==> flow/design.v <==
module alu #(parameter DATA_WIDTH = 32, OP = 3)
(
    input wire start,
    input wire clk,
    input wire reset_n,
    input wire [DATA_WIDTH - 1 : 0] A,
    input wire [DATA_WIDTH - 1 : 0] B,
    input wire [OP - 1 : 0] op,
    output reg [DATA_WIDTH - 1 : 0] result,
    output reg done
);
  localparam AND = 3'b000;   
  localparam OR  = 3'b001;   
  localparam ADD = 3'b010;   
  localparam NOP = 3'b011;   
  localparam SUB = 3'b100;   
  localparam MUL = 3'b101;   
  localparam SLT = 3'b110;   
  reg done_reg;
  reg [DATA_WIDTH - 1 : 0] result_reg;
  always @(posedge clk or negedge reset_n) begin
    if (!reset_n) begin
      result_reg <= 32'h00000000;
    end
    else begin
      if(start) begin
        case (op)
          AND: result_reg <=  A & B;
          OR : result_reg <=  A | B;
          ADD: result_reg <=  A + B;
          SUB: result_reg <=  A - B;
          MUL: result_reg <=  A * B;
          SLT: result_reg <= (A < B) ? 32'b1 : 32'b0;
          default: result_reg <= 32'h00000000;
        endcase
      end
    end
  end
  always @(posedge clk or negedge reset_n) begin
    if(!reset_n) begin
      done_reg <= 1'b0;
    end
    else begin
      if(start && (op != NOP)) begin
        done_reg <= 1'b1;
      end
      else begin
        done_reg <= 1'b0;
      end
    end
  end
  always @(posedge clk or negedge reset_n) begin
    if (!reset_n) begin
      done <= 1'b0;
    end
    else begin
      done <= done_reg;
    end
  end
  always @(posedge clk or negedge reset_n) begin
    if (!reset_n) begin
      result <= 32'h00000000;
    end
    else begin
      result <= result_reg;
    end
  end
endmodule
Tool chain data of alu
The steps from the RTL of alu to its reports follow in flow order.
Line numbers count from 1 in the design file above.
Library cell names are shortened.
{ "design": {"design": "alu", "clock_port": "clk", "lib": "sky130hd", "lib_corner": "tt_025C_1v80"} }

After elaboration
Yosys after proc, flatten, opt, wreduce and memory -nomap, before mapping. Enables and synchronous resets that opt folds into registers are not counted as muxes. Memory bits, and registers merged into a memory's read port (data or address), are not among the register bits. Print and check cells are not counted. Equal cells are merged and count once.
{ "bits": {"ff_bits": 66, "input_bits": 70} }
{ "op_classes": {"add_sub_neg": 2, "mul": 1, "n_cmp": 1, "n_eq": 6, "n_mux": 3, "logic": 2, "reduce_logical": 2} }
{ "op_table": {"columns": ["op", "count"], "rows": [
  ["multiplier 32 x 32 -> 32 bit", 1],
  ["case mux 32 bit (select 6 bit)", 1],
  ["adder 32 bit", 1],
  ["subtractor 32 bit", 1],
  ["less-than comparator 32 bit", 1],
  ["bitwise AND 32 bit", 1],
  ["bitwise OR 32 bit", 1],
  ["== test 3 bit with constant B", 3],
  ["== test 3 x 1 -> 1 bit with constant B", 1],
  ["== test 3 x 2 -> 1 bit with constant B", 1],
  ["inequality test 3 x 2 -> 1 bit with constant B", 1],
  ["logical NOT 3 bit", 1],
  ["2-to-1 mux 1 bit", 2],
  ["logical AND 1 bit", 1]
]} }

Logic depth
Yosys ltp: most cells in a row. Word level: on the elaborated netlist, between registers, memories and ports. Mapped: between sequential cells and ports; inverters and the memories' decode and read muxes count.
{ "depth": {"ltp_word": 3, "ABC_AREA": 1, "mapped_depth": 35, "mapped_depth_nobuf": 33} }

Mapped cells and area
Yosys stat after the flow's synthesis: flattened, memories mapped to cells. It holds for the ABC_AREA given above (unset counts as 0); a run with the other value may have another netlist.
The area totals of this step are shown rounded.
{ "by_type": {"columns": ["type", "count"], "rows": [
  ["fa_1", 410],
  ["inv_1", 953],
  ["nand2_1", 919],
  ["ha_1", 219],
  ["dfrtp_1", 66],
  ["nand3_1", 137],
  ["a21oi_1", 129],
  ["o21ai_0", 127],
  ["nor2_1", 106],
  ["clkbuf_1", 94],
  ["nand4_1", 23],
  ["o22ai_1", 22],
  ["buf_2", 26],
  ["nor3_1", 23],
  ["xor2_1", 13],
  ["o21bai_1", 14],
  ["xnor2_1", 9],
  ["a21o_1", 9]
]} }
Other cell types: 33; their cells: 114.
{ "synth_totals": {"cell_count": 3413, "mapped_area_um2": 24000, "ff_cells": 66, "buf_cells": 139} }

Path before layout
Source: OpenSTA report_checks on the synthesized netlist (no wires, ideal clock, input and output delay 20% of the period each), path of least setup slack; recovery checks are left aside. Register names are those of the netlist, which keeps one name where synthesis merged equal registers.
{ "synth_path": {"kind": "input-to-reg", "startpoint": "in A[12]", "endpoint": "reg result_reg[27]", "clock_period_ps": 9500, "input_delay_ps": 1900, "setup_time_ps": 117, "launch_ps": 1900, "arrival_time_ps": 8090, "slack_ps": 1293, "path_delay_ps": 6307, "stages": 27, "n_path_buf": 2, "synth_period_reached_ps": 8207} }
"path_delay_ps" = arrival - input delay + setup time.
"stages": output pins that drive a net of the path, with the launching flip-flop's if there is one; two outputs of one cell count as two.
"synth_period_reached_ps" is the clock period less the worst setup slack; recovery checks do not enter. This is arithmetic on one report: input and output delays are still those of the set period (20% each).
Between the ends stands the longest chain of elaborated cells between them, by number of cells; it is not shown to be the way that was timed. Of several equally long chains one is given.
Each line given opens the expression or statement behind the cell; cells for indexed reads and writes are added by Yosys, which also makes memories of some case tables.
At most two assigning lines are given for a register; there are more.
{ "synth_between": {"path_cell_list": "clkbuf_1 > buf_1 > nand2_1 > inv_1 > fa_1 > fa_1 > fa_1 > inv_1 > fa_1 > inv_1 > fa_1 > inv_1 > fa_1 > inv_1 > fa_1 > fa_1 > ha_1 > a21oi_1 > o21ai_0 > a21oi_1 > nand3_1 > a21o_1 > or2_2 > nand3_1 > nand4_1 > nand2_1 > nand2_1", "elab_chain_len": 2} }
{ "synth_rtl": {"columns": ["element", "line_no", "source"], "rows": [
  ["start: declaration", 6, "input wire [DATA_WIDTH - 1 : 0] A,"],
  ["multiplier 32 x 32 -> 32 bit", 32, "MUL: result_reg <=  A * B;"],
  ["case mux 32 bit (select 6 bit)", 27, "case (op)"],
  ["end: assignment", 28, "AND: result_reg <=  A & B;"],
  ["end: assignment", 29, "OR : result_reg <=  A | B;"],
  ["end: declaration", 20, "reg [DATA_WIDTH - 1 : 0] result_reg;"]
]} }

Worst path after layout
From the final timing report of flow run 1: the path of least setup slack in the routed layout; clock arrival at registers is part of the times.
The path's times are printed in steps of 10 ps; the period is the one set.
{ "layout_path": {"kind": "input-to-reg", "startpoint": "in A[17]", "endpoint": "reg result_reg[25]", "clock_period_ps": 9500, "input_delay_ps": 1900, "setup_time_ps": 120, "launch_ps": 1900, "arrival_time_ps": 9660, "slack_ps": 80, "stages": 23, "n_path_buf": 1} }
Between the ends stands the longest chain of elaborated cells between them, by number of cells; it is not shown to be the way that was timed. Of several equally long chains one is given.
At most two assigning lines are given for a register; there are more.
{ "layout_between": {"path_cell_list": "clkdlybuf4s50_1 > nand2_1 > inv_1 > fa_1 > inv_1 > fa_1 > fa_1 > fa_1 > inv_1 > fa_1 > fa_1 > fa_1 > fa_1 > ha_1 > a21oi_1 > o21ai_0 > a21oi_1 > nand3_2 > or2_2 > nand3_1 > nand3_1 > o21ai_1 > nand2_1", "elab_chain_len": 2} }
{ "layout_rtl": {"columns": ["element", "line_no", "source"], "rows": [
  ["start: declaration", 6, "input wire [DATA_WIDTH - 1 : 0] A,"],
  ["multiplier 32 x 32 -> 32 bit", 32, "MUL: result_reg <=  A * B;"],
  ["case mux 32 bit (select 6 bit)", 27, "case (op)"],
  ["end: assignment", 28, "AND: result_reg <=  A & B;"],
  ["end: assignment", 29, "OR : result_reg <=  A | B;"],
  ["end: declaration", 20, "reg [DATA_WIDTH - 1 : 0] result_reg;"]
]} }

Memo
Re: implementation data of alu

Top module alu; platform sky130hd; tools Yosys and OpenROAD; 3 stored runs in no particular order. Input and output delays are each 20% of the period that was set; the output load is 0.01 pF.
"reached clock period": clock period set for the run, less the worst setup slack. It is reckoned from that one timing run; input and output delays stay at 20% of the period that was set.
"time on the worst setup path" is the time allowed to the run's worst setup path (the clock period less input and output delay, where it has them) less its slack. Clock arrival times count: a late capture clock shortens it, a late launch clock lengthens it.
"time on the worst setup path" is known to 10 ps.
Measured values are rounded.

==> flow run 1: settings <==
{ "ABC_AREA": 1, "CELL_PAD_IN_SITES_DETAIL_PLACEMENT": 2, "CELL_PAD_IN_SITES_GLOBAL_PLACEMENT": 3, "CORE_MARGIN": 4, "CTS_CLUSTER_SIZE": 42, "GPL_ROUTABILITY_DRIVEN": 0, "MIN_ROUTING_LAYER": "met2", "PLACE_DENSITY_LB_ADDON": 0.28, "SETUP_SLACK_MARGIN": 0.27, "SLEW_MARGIN": 40, "TNS_END_PERCENT": 85, "period_ns": 9.5, "CAP_MARGIN": 20, "CORE_UTILIZATION": 40 }
==> flow run 1: results <==
standard-cell area of the final layout: 27,000 sq um
reached clock period: 9,417 ps
post-route utilization: 46%
post-route setup TNS: 0 ps
time on the worst setup path: 7,520 ps
kind of the worst setup path: input-to-reg
worst setup slack after layout: 83 ps
die size: 64,000 sq um
cell area after synthesis: 24,000 sq um
worst hold slack: 370 ps

==> flow run 2: settings <==
{ "CORE_UTILIZATION": 45, "SETUP_SLACK_MARGIN": -0.07, "period_ns": 9.23, "CAP_MARGIN": 20, "CORE_MARGIN": 2, "SLEW_MARGIN": 20 }
==> flow run 2: results <==
time on the worst setup path: 7,160 ps
kind of the worst setup path: input-to-reg
cell area after synthesis: 22,000 sq um
post-route setup TNS: 0 ps
die size: 51,000 sq um
standard-cell area of the final layout: 25,000 sq um
worst hold slack: 360 ps
reached clock period: 9,007 ps
post-route utilization: 52%
worst setup slack after layout: 220 ps

==> flow run 3: settings <==
{ "ABC_AREA": 1, "CELL_PAD_IN_SITES_DETAIL_PLACEMENT": 2, "CELL_PAD_IN_SITES_GLOBAL_PLACEMENT": 1, "CORE_ASPECT_RATIO": 0.53, "CORE_MARGIN": 4, "CTS_CLUSTER_SIZE": 42, "GPL_ROUTABILITY_DRIVEN": 0, "MIN_ROUTING_LAYER": "met2", "PLACE_DENSITY": 0.73, "SETUP_SLACK_MARGIN": 0.27, "SLEW_MARGIN": 40, "TNS_END_PERCENT": 85, "period_ns": 9.5, "CAP_MARGIN": 20, "CORE_UTILIZATION": 40 }
==> flow run 3: results <==
no final report: routing broke off with GRT-0116
